==> flow/design.v <==
module pc_counter(
		input clk,
		input reset,
		input [31:0] next_addr,
		output reg [31:0] current,
		input hazardStall);
	always @(posedge clk) begin
		if (reset == 1)
			current <= 32'h00003000;
		else if (hazardStall == 0)
			current <= next_addr;
	end
endmodule
module alu( output reg[31:0] aluresult, output zero,
            input[3:0] operation, input[31:0] data_a, input [31:0] data_b );
  assign zero = (aluresult == 32'b0);
  always @(*) begin
    case (operation)
      4'b0000: begin  
        aluresult = data_a & data_b;
      end
      4'b0001: begin  
        aluresult = data_a | data_b;
      end
      4'b0010: begin  
        aluresult = data_a + data_b;
      end
      4'b0110: begin  
        aluresult = data_a - data_b;
      end
      4'b0111: begin  
        if  
          ((data_a[31] == 1) && (data_b [31] == 0))
          begin
          aluresult = 1;
        end
       else if  
          ((data_b[31] == 1) && (data_a [31] == 0))
          begin
          aluresult = 0;
        end
        else  
        begin
          aluresult =  data_a < data_b ? 1 : 0;
      end
      end
      4'b1100: begin  
        aluresult = ~( data_a  | data_b );
      end
      default: begin
        aluresult = data_a + data_b;
      end
    endcase
  end
endmodule
module mux32_2_1(
	input s,
	input [31:0] in0,
	input [31:0] in1,
	output reg [31:0] out
	);
	always @(*)
		if (s==1) begin
			out = in1;
		end
		else begin
			out = in0;
		end
endmodule
module InstructionFetch(
    input clk,
		input reset,
		output [31:0] inst_addr,
		input [31:0] aluAddresult,
		output [31:0] instr_add_4,
		input pcSrc,
		input hazardStall,  
		input jump,
		input [31:0] jumpMux1
		);
	wire [31:0] next_addr;
	pc_counter pc_counter(
	    .clk (clk),
			.reset    (reset   ), 	 
			.next_addr    (next_addr), 	 
			.current  (inst_addr),	 
			.hazardStall(hazardStall));
	wire [31:0] mux2mux;
	mux32_2_1 mux32_2_1_b (
			.s    (pcSrc   ),  
			.in0  (instr_add_4 ),   
			.in1  (aluAddresult ),  
			.out  (mux2mux ));  
	alu aluPLus4 (
			.aluresult  (instr_add_4),  
			.zero       (      ), 		
			.operation  (4'b0010 ), 	 
			.data_a     (inst_addr), 	 
			.data_b     (32'd4    ));		 
  mux32_2_1 mux32_2_1_j (
			.s    (jump   ),  
			.in0  (mux2mux ),   
			.in1  (jumpMux1),  
			.out  (next_addr ));  
endmodule
module IFIDPipeReg(
		input reset,
		input[31:0] instr_add_4,
		output reg [31:0] IFIDinstr_add_4,
		input[31:0] instr,
		output reg [31:0] IFIDinstr,
		input ifFlush,  
		input stall,
		input clk);  
	always @(posedge clk)
	begin
		if (reset == 1) begin
			IFIDinstr <= 32'h0000;
		end
		else if (stall == 1) begin
			IFIDinstr <= IFIDinstr;
		end
		else if (ifFlush == 1) begin
			IFIDinstr <= 32'h0000;
		end
		else begin
			IFIDinstr_add_4 <= instr_add_4;
			IFIDinstr <= instr;
		end
	end
endmodule
module controlunit ( output reg regdest, output reg jump, output reg branch, output reg memread,
                     output reg memtoreg, output reg memwrite, output reg alusrc, output reg regwrite,
                     output reg[1:0] aluop, input [5:0] opcode );
  always @(*) begin
    {regdest, alusrc, memtoreg, regwrite, memread, memwrite, branch, jump, aluop}=10'b0000000000;
    case (opcode)
      6'b000000: begin  
        regdest = 1;
        regwrite = 1;
        aluop = 2'b10;
      end
      6'b100011: begin  
        alusrc = 1;
        memtoreg = 1;
        regwrite = 1;
        memread = 1;
      end
      6'b101011: begin  
        alusrc = 1;
	   memwrite = 1;
      end
      6'b000100: begin  
        branch = 1;
        aluop = 2'b01;
      end
      6'b001000: begin  
        regwrite = 1;
	alusrc = 1;
      end
      6'b001001: begin  
        regwrite = 1;
	   alusrc = 1;
      end
      6'b000010: begin  
        jump = 1;
      end
    endcase
  end
endmodule
module sign_extend(
	input [15:0] extendMe,
	output reg [31:0] extended);
	always @(*)
		begin if
				(extendMe[15] == 0)
			extended =  {16'b0000000000000000, extendMe};
		else
			extended =  {16'b1111111111111111, extendMe};
		end
endmodule
module shiftleft2(
	input [29:0] shiftMe,
	output reg [31:0] shifted);
	always @(*) begin
		shifted = {shiftMe[29:0], 2'b00};
	end
endmodule
module combineSLPC4(
	input [3:0] aluPlus4,
	input [25:0] instr,
	output reg [31:0] out
	);
	always @(*) begin
		out = {aluPlus4, instr, 2'b00};
	end
endmodule
module reg_file(
input [4:0] readReg1, readReg2, writeReg,
input [31:0] writeData,
input regWrite, clk,
output reg [31:0] readData1, readData2
);
reg [31:0] regFile [31:0];
always @(*) begin
	if (readReg1 == 0)
		readData1 = 0;
	else if (regWrite && writeReg == readReg1)
		readData1 = writeData;
	else
		readData1 = regFile[readReg1];
	if (readReg2 == 0)
		readData2 = 0;
	else if (regWrite && writeReg == readReg2)
		readData2 = writeData;
	else
		readData2 = regFile[readReg2];
end
always @(posedge clk) begin
	if (regWrite && writeReg != 0)
		regFile[writeReg] <= writeData;
end
endmodule
module comparator(
		input [31:0] readData1,
		input [31:0] readData2,
		output reg IFFlush,
		input [5:0] IFIDinstr,
		output reg PCSrc,
		output reg jump,
		output zero
		);
	alu alu (
			.aluresult  (  ),
			.zero       (zero      ),
			.operation  (4'b0110 ),
			.data_a     (readData1    ),
			.data_b     (readData2    ));
	always @(*) begin
    case (IFIDinstr)
      6'b000010: begin
		IFFlush = 1;
		PCSrc = 0;
		jump = 1;
      end
      6'b000100: begin  
		IFFlush = zero;
		PCSrc = zero;
		jump = 0;
      end
      default: begin
        IFFlush = 0;
		PCSrc = 0;
		jump = 0;
      end
    endcase
  end
endmodule
module andGate(input in0, input in1, output reg out);
	always @(*) begin
		if ((in0 == 1 ) && (in1 == 1))
				out = 1;
		else
			out = 0;
		end
endmodule
module InstructionDecode(
		input [31:0] IFIDinstr,
		input [31:0] IFIDinstr_add_4,
		output [31:0] aluAddresult,
		input [4:0] writeReg,
		input [31:0] writeData,
		input regWrite,
		input clk,
		input stall,
		output [31:0] readData1,
		output [31:0] data_out,
		output ifflush,
		output pcSrc,
		output [31:0] signExtended,
		output jump,
		output [31:0] aluAddB
		);
	wire [31:0] branchOffset;
	sign_extend sign_extend (
			.extendMe  (IFIDinstr[15:0]),  
			.extended  (signExtended));  
	shiftleft2 shiftleft2 (
			.shiftMe  (signExtended[29:0]),   
			.shifted  (branchOffset ));		 
	alu aluAdd (
			.aluresult  (aluAddresult ),  
			.zero       (      ),  
			.operation  (4'b0010),  
			.data_a     (IFIDinstr_add_4  ),   
			.data_b     (branchOffset    ));  
	combineSLPC4 combineSLPC4 (
		.aluPlus4  (IFIDinstr_add_4[31:28]),  
		.instr  (IFIDinstr[25:0] ),  
		.out  (aluAddB ));	 
	reg_file reg_file (
			.readReg1   (IFIDinstr[25:21]),  
			.readReg2   (IFIDinstr[20:16]),  
			.writeReg   (writeReg  ),    
			.writeData  (writeData ),    
			.regWrite   (regWrite  ),    
			.clk        (clk       ),    
			.readData1  (readData1 ),    
			.readData2  (data_out ));   
	wire ifflushInternal, pcSrcAnd, jumpInternal, zero;
	comparator c1(
			.readData1 (readData1),
			.readData2 (data_out),
			.IFFlush (ifflushInternal),
			.IFIDinstr (IFIDinstr[31:26]),
			.PCSrc (pcSrcAnd),
			.jump (jumpInternal),
			.zero (zero));
	wire go = ~stall;
	andGate andGate (
		.in0  (ifflushInternal ),
		.in1  (go ),
		.out  (ifflush ));
	andGate andGate2 (
		.in0  (pcSrcAnd ),
		.in1  (go ),
		.out  (pcSrc ));
	andGate andGate3 (
		.in0  (jumpInternal ),
		.in1  (go ),
		.out  (jump ));
endmodule
module IDEXPipeReg(
	input reset,
	input bubble,
	input regdestID,
	input mem_readID,
	input memtoregID,
	input MemWriteSafe,
	input alusrcID,
	input RegWriteHazardSafe,
	input [1:0] aluopID,
	output reg regdest,
	output reg mem_readEX,
	output reg memtoregEX,
	output reg MemWriteSafeEX,
	output reg alusrc,
	output reg RegWriteHazardSafeEX,
	output reg [1:0] aluop,
	input  [31:0] readData1ID,
	input  [31:0] readData2ID,
	output reg [31:0] readData1EX,
	output reg  [31:0] readData2EX,
	input [31:0] extendedID,
	output reg [31:0] extendedEX,
	input [31:0] IFIDinstr,
	output reg [31:0] IDEXinstr,
	input clk);
	always @(posedge clk)
	begin
		if (reset == 1 || bubble == 1) begin
			mem_readEX <= 0;
			MemWriteSafeEX <= 0;
			RegWriteHazardSafeEX <= 0;
		end
		else begin
			mem_readEX <= mem_readID;
			MemWriteSafeEX <= MemWriteSafe;
			RegWriteHazardSafeEX <= RegWriteHazardSafe;
		end
		regdest <= regdestID;
		memtoregEX <= memtoregID;
		alusrc <= alusrcID;
		aluop <= aluopID;
		readData1EX <= readData1ID;
		readData2EX <= readData2ID;
		extendedEX <= extendedID;
		IDEXinstr <= IFIDinstr;
	end
endmodule
module alu_control(input[1:0] aluop, input[5:0] funct, output reg[3:0] operation );
  always @(*) begin
    if (aluop == 2'b00)
      operation = 4'b0010;       
    else if (aluop == 2'b01)
      operation = 4'b0110;       
    else if (aluop == 2'b10 && funct == 6'b100000)
      operation = 4'b0010;       
    else if (aluop[1] == 1 && funct == 6'b100010)
      operation = 4'b0110;        
    else if (aluop == 2'b10 && funct == 6'b100100)
      operation = 4'b0000;       
    else if (aluop == 2'b10 && funct== 6'b100101)
      operation = 4'b0001;       
    else if (aluop == 2'b10 && funct == 6'b101010)
      operation = 4'b0111;       
    else
      operation = 4'b0010;       
  end
endmodule
module mux4_4_1(
		input [31:0] IDEX,
		input [31:0] EXMEM,
		input [31:0] MEMWB,
		input [1:0] s,
		output reg [31:0] aluInput);
	always @(*)
	    case (s)
     2'b10 : begin 
        aluInput = EXMEM;
      end
     2'b01 : begin 
        aluInput = MEMWB;
      end
     default : begin 
        aluInput = IDEX;
      end
	    endcase
endmodule
module mux4_2_1(
		input [4:0] in0,
		input [4:0] in1,
		input s,
		output reg [4:0] out);
	always @(*)
		if (s==1) begin
			out = in1;
	 end
	 else begin
			out = in0;
	 end
endmodule
module execute(
		input [1:0] alu_op,
		output [31:0] data_addrEXMEM,
		input [31:0] IDEXreadData1,
		input [31:0] IDEXreadData2,
		input [31:0] EXMEMresult,
		input [31:0] MEMWBresult,
		input [31:0] IDEXsignExtended,
		input [31:0] IDEXinstr,
		input alu_src,
		input [1:0] fwdA,
		input [1:0] fwdB,
		input regdest,
		output [4:0] writeReg,
		output [31:0] fwdBMux
		);
	wire [3:0] operation;
	alu_control alu_control (
			.aluop      (alu_op),   
			.funct      (IDEXinstr[5:0]     ),  
			.operation  (operation ));  
	wire [31:0] readData1;
	wire [31:0] readData2;
	mux4_4_1 fwdmuxa (
			.IDEX      (IDEXreadData1     ),
			.EXMEM     (EXMEMresult       ),
			.MEMWB     (MEMWBresult       ),
			.s         (fwdA        ),
			.aluInput  (readData1 ));
	mux4_4_1 fwdmuxb (
			.IDEX      (IDEXreadData2     ),
			.EXMEM     (EXMEMresult       ),
			.MEMWB     (MEMWBresult       ),
			.s         (fwdB        ),
			.aluInput  (fwdBMux ));
	mux32_2_1 mux32_2_1 (
			.s    (alu_src   ),
			.in0  (fwdBMux ),
			.in1  (IDEXsignExtended ),
			.out  (readData2 ));
	alu aluMain (
			.aluresult  (data_addrEXMEM),
			.zero       (      ),
			.operation  (operation ),
			.data_a     (readData1    ),
			.data_b     (readData2    ));
	mux4_2_1 mux4_2_1 (
			.in0  (IDEXinstr[20:16]),
			.in1  (IDEXinstr[15:11]),
			.s    (regdest),
			.out  (writeReg));
endmodule
module EXMEMPipeReg(
		input reset,
		input [4:0] writeRegEX,
		input [31:0] data_addrEX,
		input [31:0] writeDataEX,
		input mem_readEX, memwrite,
		input RegWriteEx, memtoregEX,
		output reg [4:0] writeRegMEM,
		output reg [31:0] data_addr,
		output reg [31:0] writeData,
		output reg mem_read, mem_write,
		output reg RegWriteMem, memtoregMEM,
		input clk);
	always @(posedge clk) begin
		if (reset == 1) begin
			mem_read <= 0;
			mem_write <= 0;
			RegWriteMem <= 0;
		end
		else begin
			mem_read <= mem_readEX;
			mem_write <= memwrite;
			RegWriteMem <= RegWriteEx;
		end
		writeRegMEM <= writeRegEX;
		data_addr <= data_addrEX;
		writeData <= writeDataEX;
		memtoregMEM <= memtoregEX;
	end
endmodule
module MEMWBPipeReg(
	input reset,
	input [31:0] read_data,
	input [31:0] data_addr,
	input [4:0] writeRegMem,
	input regWriteMem,
	input memtoregMem,
	output reg [31:0] read_dataIF,
	output reg [31:0] data_addrIF,
	output reg [4:0] writeRegMemIF,
	output reg regWrite,
	output reg memtoreg,
	input clk);
	always @(posedge clk) begin
		if (reset == 1)
			regWrite <= 0;
		else
			regWrite <= regWriteMem;
		data_addrIF <= data_addr;
		memtoreg <= memtoregMem;
		writeRegMemIF <= writeRegMem;
		read_dataIF <= read_data;
	end
endmodule
module HazardDetector(
		input [4:0] IDEXinstrRt2016,
		input [4:0] IFIDinstrRs2521,
		input [4:0] IFIDinstrRt2016,
		input IDEXMemRead,
		input IDbranch,
		input IDEXRegWrite,
		input [4:0] IDEXWriteReg,
		input EXMEMRegWrite,
		input [4:0] EXMEMWriteReg,
		output reg stall,
		input RegWrite,
		input MemWrite,
		output reg RegWriteSafe,
		output reg MemWriteSafe);
	reg loadUse, branchWait;
	always @(*) begin
		loadUse = (IDEXMemRead == 1) &&
			((IDEXinstrRt2016 == IFIDinstrRs2521) || (IDEXinstrRt2016 == IFIDinstrRt2016));
		branchWait = (IDbranch == 1) && (
			((IDEXRegWrite == 1) && (IDEXWriteReg != 0) &&
			 ((IDEXWriteReg == IFIDinstrRs2521) || (IDEXWriteReg == IFIDinstrRt2016))) ||
			((EXMEMRegWrite == 1) && (EXMEMWriteReg != 0) &&
			 ((EXMEMWriteReg == IFIDinstrRs2521) || (EXMEMWriteReg == IFIDinstrRt2016))));
		stall = loadUse || branchWait;
		if (stall) begin
			RegWriteSafe = 0;
			MemWriteSafe = 0;
		end
		else begin
			RegWriteSafe = RegWrite;
			MemWriteSafe = MemWrite;
		end
	end
endmodule
module ForwardingUnit(
		input [4:0] IDEXinstrRt2016,
		input [4:0] IDEXinstrRs2521,
		input EXMEMRegWrite,
		input [4:0] EXMEMRegRd1511,
		input MEMWBRegWrite,
		input [4:0] MEMWBRegRd1511,
		output reg [1:0] fwdA,
		output reg [1:0] fwdB
		);
	always @(*)
	begin
		fwdA = 2'b00;
		fwdB = 2'b00;
		if ((EXMEMRegWrite == 1) && (EXMEMRegRd1511 != 0)) begin
			if (EXMEMRegRd1511 == IDEXinstrRs2521) begin
				fwdA = 2'b10;
			end
			if (EXMEMRegRd1511 == IDEXinstrRt2016) begin
				fwdB = 2'b10;
			end
		end
		if ((EXMEMRegWrite == 0) || (EXMEMRegRd1511 == 0 || EXMEMRegRd1511 != IDEXinstrRs2521)) begin
			if ((MEMWBRegWrite == 1) && (MEMWBRegRd1511 != 0)) begin
				if (MEMWBRegRd1511 == IDEXinstrRs2521) begin
					fwdA = 2'b01;
				end
			end
		end
		if ((EXMEMRegWrite == 0) || (EXMEMRegRd1511 == 0 || EXMEMRegRd1511 != IDEXinstrRt2016)) begin
			if ((MEMWBRegWrite == 1) && (MEMWBRegRd1511 != 0)) begin
				if (MEMWBRegRd1511 == IDEXinstrRt2016) begin
					fwdB = 2'b01;
				end
			end
		end
	end
endmodule
module pipelineProcessor(
	input clk,
	input reset,
	output [31:0]  inst_addr,
	input  [31:0]  instr,
	output [31:0]  data_addr,
	output  [31:0]  data_out,
	output        mem_read,
	output          mem_write,
	input  [31:0]  data_in
	);
	wire [31:0] instr_add_4;
	wire [31:0] aluAddresult;
	wire [31:0] IFIDinstr;
	wire [31:0] jumpMux1;
	wire pcSrc, jump, stall, ifFlush;
	InstructionFetch InstructionFetch (
	  .clk   (clk),
		.reset         (reset        ),
		.inst_addr     (inst_addr    ),
		.aluAddresult  (aluAddresult ),
		.instr_add_4   (instr_add_4  ),
		.pcSrc         (pcSrc        ),
		.hazardStall	(stall ),
		.jump         (jump),
		.jumpMux1     (jumpMux1));
	wire [31:0] IFIDinstr_add_4;
	IFIDPipeReg IFIDPipeReg (
		.reset            (reset           ),
		.instr_add_4      (instr_add_4     ),
		.IFIDinstr_add_4  (IFIDinstr_add_4 ),
		.instr            (instr           ),
		.IFIDinstr        (IFIDinstr       ),
		.ifFlush          (ifFlush         ),
		.stall            (stall           ),
		.clk              (clk             ));
	wire [1:0] aluopID;
	wire regdestID, jumpID, branchID, mem_readID, memtoregID, MemWriteHazard;
	wire alusrcID, RegWriteHazard;
	controlunit controlunit (
		.regdest   (regdestID  ),
		.jump      (jumpID     ),
		.branch    (branchID   ),
		.memread   (mem_readID  ),
		.memtoreg  (memtoregID ),
		.memwrite  (MemWriteHazard ),
		.alusrc    (alusrcID   ),
		.regwrite  (RegWriteHazard ),
		.aluop     (aluopID    ),
		.opcode    (IFIDinstr[31:26]   ));
	wire [31:0] readData1ID;
	wire [31:0] readData2ID;
	wire [31:0] signExtended;
	wire [4:0] writeReg;
	wire [31:0] writeData;
	wire regWrite;
	InstructionDecode InstructionDecode (
		.IFIDinstr        (IFIDinstr       ),
		.IFIDinstr_add_4  (IFIDinstr_add_4 ),
		.aluAddresult     (aluAddresult    ),
		.writeReg         (writeReg        ),
		.writeData        (writeData       ),
		.regWrite         (regWrite        ),
		.clk              (clk             ),
		.stall            (stall           ),
		.readData1        (readData1ID       ),
		.data_out         (readData2ID        ),
		.ifflush          (ifFlush         ),
		.pcSrc            (pcSrc           ),
		.signExtended     (signExtended    ),
		.jump 			  (jump)			,
		.aluAddB		  (jumpMux1));
	wire [31:0] extendedEX;
	wire [31:0] IDEXreadData1, IDEXreadData2, IDEXinstr2;
	wire [1:0] alu_op;
	wire regdest, mem_readEX, memtoregEX, mem_writeEX, alusrc, RegWriteEx;
	wire RegWriteSafe, MemWriteSafe;
	IDEXPipeReg IDEXPipeReg (
		.reset                 (reset                ),
		.bubble                (stall                ),
		.regdestID             (regdestID            ),
		.mem_readID            (mem_readID           ),
		.memtoregID            (memtoregID           ),
		.MemWriteSafe          (MemWriteSafe         ),
		.alusrcID              (alusrcID             ),
		.RegWriteHazardSafe    (RegWriteSafe  		 ),
		.aluopID               (aluopID              ),
		.regdest               (regdest              ),
		.mem_readEX            (mem_readEX           ),
		.memtoregEX            (memtoregEX           ),
		.MemWriteSafeEX        (mem_writeEX       ),
		.alusrc                (alusrc               ),
		.RegWriteHazardSafeEX  (RegWriteEx		 ),
		.aluop                 (alu_op                ),
		.readData1ID           (readData1ID          ),
		.readData2ID           (readData2ID          ),
		.readData1EX           (IDEXreadData1          ),
		.readData2EX           (IDEXreadData2          ),
		.extendedID            (signExtended           ),
		.extendedEX            (extendedEX           ),
		.IFIDinstr			   (IFIDinstr			  ),
		.IDEXinstr				(IDEXinstr2			  ),
		.clk                   (clk                  ));
	wire [31:0] data_addrEX;
	wire [1:0] fwdA, fwdB;
	wire [4:0] writeRegEX;
	wire [31:0] writeDataEX;
	execute execute (
		.alu_op            (alu_op           ),
		.data_addrEXMEM    (data_addrEX   ),
		.IDEXreadData1     (IDEXreadData1    ),
		.IDEXreadData2     (IDEXreadData2    ),
		.EXMEMresult       (data_addr      ),
		.MEMWBresult       (writeData      ),
		.IDEXsignExtended  (extendedEX  ),
		.IDEXinstr         (IDEXinstr2        ),
		.alu_src           (alusrc          ),
		.fwdA              (fwdA             ),
		.fwdB              (fwdB             ),
		.regdest           (regdest          ),
		.writeReg          (writeRegEX       ),
		.fwdBMux		   (writeDataEX		));
	wire [4:0] writeRegMEM;
	wire RegWriteMem, memtoregMEM;
	EXMEMPipeReg EXMEMPipeReg (
		.reset        (reset       ),
		.writeRegEX   (writeRegEX  ),
		.data_addrEX  (data_addrEX ),
		.writeDataEX  (writeDataEX ),
		.mem_readEX   (mem_readEX  ),
		.memwrite     (mem_writeEX    ),
		.RegWriteEx   (RegWriteEx  ),
		.memtoregEX   (memtoregEX  ),
		.writeRegMEM  (writeRegMEM ),
		.data_addr    (data_addr   ),
		.writeData    (data_out   ),
		.mem_read     (mem_read    ),
		.mem_write    (mem_write   ),
		.RegWriteMem  (RegWriteMem ),
		.memtoregMEM  (memtoregMEM ),
		.clk          (clk         ));
	wire [31:0] read_dataIF, data_addrIF;
	wire memtoreg;
	MEMWBPipeReg MEMWBPipeReg (
		.reset          (reset         ),
		.read_data      (data_in     ),
		.data_addr      (data_addr     ),
		.writeRegMem    (writeRegMEM   ),
		.regWriteMem    (RegWriteMem  ),
		.memtoregMem    (memtoregMEM   ),
		.read_dataIF    (read_dataIF   ),
		.data_addrIF    (data_addrIF   ),
		.writeRegMemIF  (writeReg ),
		.regWrite       (regWrite      ),
		.memtoreg       (memtoreg      ),
		.clk            (clk           ));
	mux32_2_1 mux32_2_1data (
		.s    (memtoreg   ),
		.in0  (data_addrIF ),
		.in1  (read_dataIF ),
		.out  (writeData ));
	HazardDetector HazardDetector (
		.IDEXinstrRt2016  (IDEXinstr2[20:16] ),
		.IFIDinstrRs2521  (IFIDinstr[25:21] ),
		.IFIDinstrRt2016  (IFIDinstr[20:16] ),
		.IDEXMemRead      (mem_readEX     ),
		.IDbranch         (branchID        ),
		.IDEXRegWrite     (RegWriteEx      ),
		.IDEXWriteReg     (writeRegEX      ),
		.EXMEMRegWrite    (RegWriteMem     ),
		.EXMEMWriteReg    (writeRegMEM     ),
		.stall            (stall           ),
		.RegWrite         (RegWriteHazard        ),
		.MemWrite         (MemWriteHazard        ),
		.RegWriteSafe     (RegWriteSafe    ),
		.MemWriteSafe     (MemWriteSafe    ));
	ForwardingUnit ForwardingUnit (
		.IDEXinstrRt2016  (IDEXinstr2[20:16] ),
		.IDEXinstrRs2521  (IDEXinstr2[25:21] ),
		.EXMEMRegWrite    (RegWriteMem   ),
		.EXMEMRegRd1511   (writeRegMEM  ),
		.MEMWBRegWrite    (regWrite   ),
		.MEMWBRegRd1511   (writeReg  ),
		.fwdA             (fwdA            ),
		.fwdB             (fwdB            ));
endmodule
* Reports on pipelineProcessor *
Tool output for the design above, in the order of the flow.
Lines are those of the file above, counted from 1.
Operators carry their Yosys type and port widths (W data, S select, Z words).
The mark - stands for no value.

set-up
  top module = pipelineProcessor
  clock input = clk
  cell library = sky130hd
  timing corner = tt_025C_1v80

* After elaboration *
Source: Yosys, flattened and elaborated, memories not mapped. Widths are those after wreduce. Print and check cells do not count. Equal cells are merged and count once.
Yosys's memory passes give these memory sizes; they may raise the number of words (mostly to a power of two), join words into wider ones and drop unused or constant bits.

storage and ports
  word width x clocked read ports = 64
  register bits after elaboration = 370
  memory cells = 1
  input bits = 66
  bits in writable memories = 1024

operators by class
  bitwise gates (word level) = 9
  order comparisons = 1
  reduce/logical cells = 43
  muxes and demuxes = 54
  eq/ne operators = 35
  add/sub/neg operators = 5

memories
  memory                              depth  width  read ports  write ports  line  source
  InstructionDecode.reg_file.regFile  32     32     2           1            204   reg [31:0] regFile [31:0];

operator list
  cell                     count
  $mux W32                 11
  $pmux W32 S5             1
  $pmux W32 S2             2
  $add A32 B32 Y32         2
  $sub A32 B32 Y32         2
  $eq A5 B5 Y1             12
  $eq A6 B6 Y1 const B     7
  $add A32 B3 Y32 const B  1
  $lt A32 B32 Y1           1
  $and A32 B32 Y32         1
  $or A32 B32 Y32          1
  $not A32 Y32             1
  $logic_not A32 Y1        1
  $mux W5                  6
  $mux W2                  10
  $logic_and A1 B1 Y1      19
  $mux W3                  6
  $logic_not A5 Y1         3
  $reduce_bool A5 Y1       3
  $mux W1                  15
  $eq A6 B4 Y1 const B     2
  $logic_or A1 B1 Y1       10
  $ne A5 B5 Y1             2
  $eq A4 B3 Y1 const B     2
  $reduce_or A4 Y1         2
  $not A1 Y1               6
  $eq A2 B1 Y1 const B     3
  $eq A2 B2 Y1 const B     3

Other operator kinds: 12; their cells: 12.

* Longest topological paths *
Yosys ltp: most cells in a row. Word level: on the elaborated netlist, between registers, memories and ports. Mapped: between sequential cells and ports; inverters and the memories' decode and read muxes count.

logic depth
  depth after elaboration = 14
  ABC_AREA = 0
  gate-level depth with buffers = 28

* Mapped cells and area *
Yosys stat after the flow's synthesis: flattened, memories mapped to cells. It holds for the ABC_AREA given above (unset counts as 0); a run with the other value may have another netlist.

cell types
  cell                       count  area in all (sq um)
  sky130_fd_sc_hd__edfxtp_1  1056   3.17E+04
  sky130_fd_sc_hd__mux4_2    637    1.43E+04
  sky130_fd_sc_hd__dfxtp_1   316    6.33E+03
  sky130_fd_sc_hd__ha_1      162    2.03E+03
  sky130_fd_sc_hd__nor2_1    265    994.704
  sky130_fd_sc_hd__o21ai_0   197    985.946
  sky130_fd_sc_hd__a21oi_1   182    910.874
  sky130_fd_sc_hd__clkbuf_1  222    833.299
  sky130_fd_sc_hd__mux2i_1   78     780.749
  sky130_fd_sc_hd__nand2_1   205    769.488
  sky130_fd_sc_hd__a22oi_1   102    765.734
  sky130_fd_sc_hd__inv_1     198    743.213
  sky130_fd_sc_hd__xnor2_1   69     604.33
  sky130_fd_sc_hd__xor2_1    54     472.954
  sky130_fd_sc_hd__a211oi_1  53     397.882
  sky130_fd_sc_hd__mux2_2    34     382.867
  sky130_fd_sc_hd__nand3_1   59     295.283
  sky130_fd_sc_hd__a21o_1    37     277.766

Not listed: further types 73, cells in them 618.

mapped netlist
  cell count = 4544
  flip-flop cells = 1372
  synthesis area = 67947.7 sq um
  sequential part of the area = 38036.5 sq um

By module: a second synthesis without flattening, with its own total; a netlist apart from the flattened one above.

unflattened totals
  cells (unflattened synthesis) = 7274
  area total of the unflattened synthesis = 85648.4 sq um

Each row is one instance without its submodules.

by module
  module          instances  cells  seq. area (sq um)  area (sq um)
  reg_file        1          2481   30749.5            47833.4
  alu             4          904    0.0                5831.8
  IDEXPipeReg     1          139    2722.6             2745.1
  IFIDPipeReg     1          177    1601.5             2424.8
  mux32_2_1       4          36     0.0                544.3
  EXMEMPipeReg    1          76     1461.4             1480.2
  MEMWBPipeReg    1          72     1421.4             1435.1
  mux4_4_1        2          113    0.0                636.9
  pc_counter      1          103    640.6              1167.4
  HazardDetector  1          53     0.0                392.9
  ForwardingUnit  1          34     0.0                270.3
  combineSLPC4    1          33     0.0                244.0
  shiftleft2      1          33     0.0                244.0
  sign_extend     1          32     0.0                240.2

Further modules, not shown: 9.

* Worst setup path after synthesis *
Path of least setup slack by OpenSTA after synthesis, without wires, with an ideal clock, recovery checks aside; 20% of the period is set as input and as output delay. Where synthesis merged equal registers, the netlist keeps one of their names.

path post-synthesis
  path kind = register to register
  start = register (no name shown)
  end = register IFIDPipeReg.IFIDinstr_add_4[0]
  required time = 8.539 ns
  time at the first pin = 0.000 ns
  period = 9.0 ns
  arrival time = 7.781 ns
  stages on the path = 23
  delay of the path = 8.242 ns
  path slack = 0.758 ns
  period reached after synthesis = 8.242 ns

"delay of the path" = arrival - input delay + setup time.
"stages on the path": output pins that drive a net of the path, with the launching flip-flop's if there is one; two outputs of one cell count as two.
"period reached after synthesis" = period - worst setup slack (recovery checks aside). The figure is calculated, with input and output delays left at 20% of the set period.

on the way, post-synthesis
  path through = sky130_fd_sc_hd__dfxtp_1 > sky130_fd_sc_hd__clkbuf_2 > sky130_fd_sc_hd__buf_4 > sky130_fd_sc_hd__buf_1 > sky130_fd_sc_hd__buf_1 > sky130_fd_sc_hd__mux4_2 > sky130_fd_sc_hd__mux4_2 > sky130_fd_sc_hd__mux2i_1 > sky130_fd_sc_hd__a211oi_1 > sky130_fd_sc_hd__ha_1 > sky130_fd_sc_hd__o21a_1 > sky130_fd_sc_hd__a21boi_2 > sky130_fd_sc_hd__o2111ai_1 > sky130_fd_sc_hd__a2111oi_0 > sky130_fd_sc_hd__o211ai_1 > sky130_fd_sc_hd__and3_1 > sky130_fd_sc_hd__o2111ai_1 > sky130_fd_sc_hd__nor4b_4 > sky130_fd_sc_hd__and2_1 > sky130_fd_sc_hd__buf_6 > sky130_fd_sc_hd__buf_12 > sky130_fd_sc_hd__buf_8 > sky130_fd_sc_hd__nor3_1

RTL lines, path post-synthesis
  what              line  source
  end: assignment   127   IFIDinstr_add_4 <= instr_add_4;
  end: declaration  109   output reg [31:0] IFIDinstr_add_4,

Chain of elaborated cells between the ends: none given.
Nets of the timed path that keep an RTL name, with a line that drives or declares them; the list need not be complete.

named nets, post-synthesis
  net                         line  source
  IDEXPipeReg.readData1ID[3]  206   if (readReg1 == 0)

* Path in the finished layout *
Path of least setup slack in the final report of flow run 1 (OpenROAD, finished layout, wires in). Where an end is a register, its clock arrival counts in the times.

path after layout
  path kind = register to register
  start = register (no name shown)
  end = register IFIDPipeReg.IFIDinstr_add_4[13]
  path slack = 3.53 ns
  arrival time = 8.99 ns
  stages on the path = 24
  period = 12.0 ns
  required time = 12.53 ns
  time at the first pin = 0.85 ns

on the way, after layout
  path through = sky130_fd_sc_hd__dfxtp_4 > sky130_fd_sc_hd__buf_12 > sky130_fd_sc_hd__buf_4 > sky130_fd_sc_hd__buf_4 > sky130_fd_sc_hd__mux4_2 > sky130_fd_sc_hd__mux4_2 > sky130_fd_sc_hd__mux2i_1 > sky130_fd_sc_hd__nand2_1 > sky130_fd_sc_hd__o21ai_0 > sky130_fd_sc_hd__or2_2 > sky130_fd_sc_hd__ha_1 > sky130_fd_sc_hd__a21oi_1 > sky130_fd_sc_hd__o211ai_1 > sky130_fd_sc_hd__o221ai_1 > sky130_fd_sc_hd__a2111oi_2 > sky130_fd_sc_hd__nand4_1 > sky130_fd_sc_hd__nor4_1 > sky130_fd_sc_hd__nand4_1 > sky130_fd_sc_hd__nor4b_4 > sky130_fd_sc_hd__buf_4 > sky130_fd_sc_hd__and2_1 > sky130_fd_sc_hd__buf_4 > sky130_fd_sc_hd__nor3_2 > sky130_fd_sc_hd__buf_4

RTL lines, path after layout
  what              line  source
  end: assignment   127   IFIDinstr_add_4 <= instr_add_4;
  end: declaration  109   output reg [31:0] IFIDinstr_add_4,

Chain of elaborated cells between the ends: none given.

Appendix: measured runs

Flow measurements of pipelineProcessor on sky130hd: 4 stored runs with different settings, listed in no order. Input and output delays are each 20% of the period that was set; the output load is 0.01 pF.
"achieved clock period" means the clock period less the worst setup slack. The figure is calculated, with input and output delays left at 20% of the set period.
"worst setup path time" is the time allowed to the run's worst setup path (the clock period less input and output delay, where it has them) less its slack. Clock arrival times count: a late capture clock shortens it, a late launch clock lengthens it.
"power" rests on the timing tool's default activity at the inputs, not on a simulated workload.

Flow run 1
==> flow/run.sh <==
#!/bin/bash
# the make line also repeats the synthesis and layout settings of config.mk as NAME=value (left out here)
make -C /OpenROAD-flow-scripts/flow DESIGN_CONFIG=/design/flow/config.mk WORK_HOME=/design/flow/orfs CLKGATE_MAP_FILE= finish
==> flow/config.mk <==
export PLATFORM = sky130hd
export DESIGN_NAME = pipelineProcessor
export DESIGN_NICKNAME = pipelineProcessor
export VERILOG_FILES = /design/flow/design.v
export SDC_FILE = /design/flow/constraint.sdc
export NUM_CORES = 4
export LEC_CHECK = 0
export CAP_MARGIN = 35
export CORE_MARGIN = 2
export CORE_UTILIZATION = 20
export GPL_TIMING_DRIVEN = 1
export PLACE_DENSITY_LB_ADDON = 0.02
export SETUP_SLACK_MARGIN = 0.67
export SLEW_MARGIN = 15
==> flow/constraint.sdc <==
create_clock -name core_clock -period 12.0 [get_ports {clk}]
set_input_delay 2.4000 -clock core_clock [delete_from_list [all_inputs] [get_ports {clk}]]
set_output_delay 2.4000 -clock core_clock [all_outputs]
set_load 0.01 [all_outputs]

==> results of flow run 1 <==
chip area after synthesis (Yosys): 67947.7 sq um
die area: 344416.0 sq um
standard-cell area of the final layout: 82070.0 sq um
worst setup slack after layout: 3.534 ns
total negative slack: 0.000 ns
power: 15483 uW
achieved clock period: 8.466 ns
worst setup path time: 8.47 ns
worst setup path kind: register to register

Flow run 2
==> flow/run.sh <==
#!/bin/bash
# the make line also repeats the synthesis and layout settings of config.mk as NAME=value (left out here)
make -C /OpenROAD-flow-scripts/flow DESIGN_CONFIG=/design/flow/config.mk WORK_HOME=/design/flow/orfs CLKGATE_MAP_FILE= finish
==> flow/config.mk <==
export PLATFORM = sky130hd
export DESIGN_NAME = pipelineProcessor
export DESIGN_NICKNAME = pipelineProcessor
export VERILOG_FILES = /design/flow/design.v
export SDC_FILE = /design/flow/constraint.sdc
export NUM_CORES = 4
export LEC_CHECK = 0
export ABC_AREA = 1
export CAP_MARGIN = 0
export CELL_PAD_IN_SITES_DETAIL_PLACEMENT = 1
export CELL_PAD_IN_SITES_GLOBAL_PLACEMENT = 1
export CORE_ASPECT_RATIO = 1.1
export CORE_MARGIN = 7
export CORE_UTILIZATION = 40
export CTS_CLUSTER_SIZE = 13
export GPL_ROUTABILITY_DRIVEN = 0
export GPL_TIMING_DRIVEN = 1
export SETUP_SLACK_MARGIN = 1.4
export SLEW_MARGIN = 20
==> flow/constraint.sdc <==
create_clock -name core_clock -period 7.69 [get_ports {clk}]
set_input_delay 1.5380 -clock core_clock [delete_from_list [all_inputs] [get_ports {clk}]]
set_output_delay 1.5380 -clock core_clock [all_outputs]
set_load 0.01 [all_outputs]

==> results of flow run 2 <==
chip area after synthesis (Yosys): 70704.1 sq um
die area: 188741.0 sq um
standard-cell area of the final layout: 79952.9 sq um
worst setup slack after layout: 1.674 ns
total negative slack: 0.000 ns
power: 22807 uW
achieved clock period: 6.016 ns
worst setup path time: 6.02 ns
worst setup path kind: register to register

Flow run 3
==> flow/run.sh <==
#!/bin/bash
# the make line also repeats the synthesis and layout settings of config.mk as NAME=value (left out here)
make -C /OpenROAD-flow-scripts/flow DESIGN_CONFIG=/design/flow/config.mk WORK_HOME=/design/flow/orfs CLKGATE_MAP_FILE= finish
==> flow/config.mk <==
export PLATFORM = sky130hd
export DESIGN_NAME = pipelineProcessor
export DESIGN_NICKNAME = pipelineProcessor
export VERILOG_FILES = /design/flow/design.v
export SDC_FILE = /design/flow/constraint.sdc
export NUM_CORES = 4
export LEC_CHECK = 0
export CAP_MARGIN = 20
export CORE_MARGIN = 2
export CORE_UTILIZATION = 40
export PLACE_DENSITY = 0.6
export SLEW_MARGIN = 20
==> flow/constraint.sdc <==
create_clock -name core_clock -period 6.82 [get_ports {clk}]
set_input_delay 1.3640 -clock core_clock [delete_from_list [all_inputs] [get_ports {clk}]]
set_output_delay 1.3640 -clock core_clock [all_outputs]
set_load 0.01 [all_outputs]

==> results of flow run 3 <==
chip area after synthesis (Yosys): 67947.7 sq um
die area: 173181.0 sq um
standard-cell area of the final layout: 79383.6 sq um
worst setup slack after layout: 0.323 ns
total negative slack: 0.000 ns
power: 25340 uW
achieved clock period: 6.497 ns
worst setup path time: 6.50 ns
worst setup path kind: register to register

Flow run 4
==> flow/run.sh <==
#!/bin/bash
# the make line also repeats the synthesis and layout settings of config.mk as NAME=value (left out here)
make -C /OpenROAD-flow-scripts/flow DESIGN_CONFIG=/design/flow/config.mk WORK_HOME=/design/flow/orfs CLKGATE_MAP_FILE= finish
==> flow/config.mk <==
export PLATFORM = sky130hd
export DESIGN_NAME = pipelineProcessor
export DESIGN_NICKNAME = pipelineProcessor
export VERILOG_FILES = /design/flow/design.v
export SDC_FILE = /design/flow/constraint.sdc
export NUM_CORES = 4
export LEC_CHECK = 0
export ABC_AREA = 0
export CAP_MARGIN = 30
export CORE_MARGIN = 7
export CORE_UTILIZATION = 26
export HOLD_SLACK_MARGIN = 0.1
export PLACE_DENSITY_LB_ADDON = 0.23
export SLEW_MARGIN = 20
==> flow/constraint.sdc <==
create_clock -name core_clock -period 11.6 [get_ports {clk}]
set_input_delay 2.3200 -clock core_clock [delete_from_list [all_inputs] [get_ports {clk}]]
set_output_delay 2.3200 -clock core_clock [all_outputs]
set_load 0.01 [all_outputs]

==> results of flow run 4 <==
chip area after synthesis (Yosys): 67947.7 sq um
die area: 275846.0 sq um
standard-cell area of the final layout: 79237.2 sq um
worst setup slack after layout: 3.084 ns
total negative slack: 0.000 ns
power: 15127 uW
achieved clock period: 8.516 ns
worst setup path time: 8.52 ns
worst setup path kind: register to register
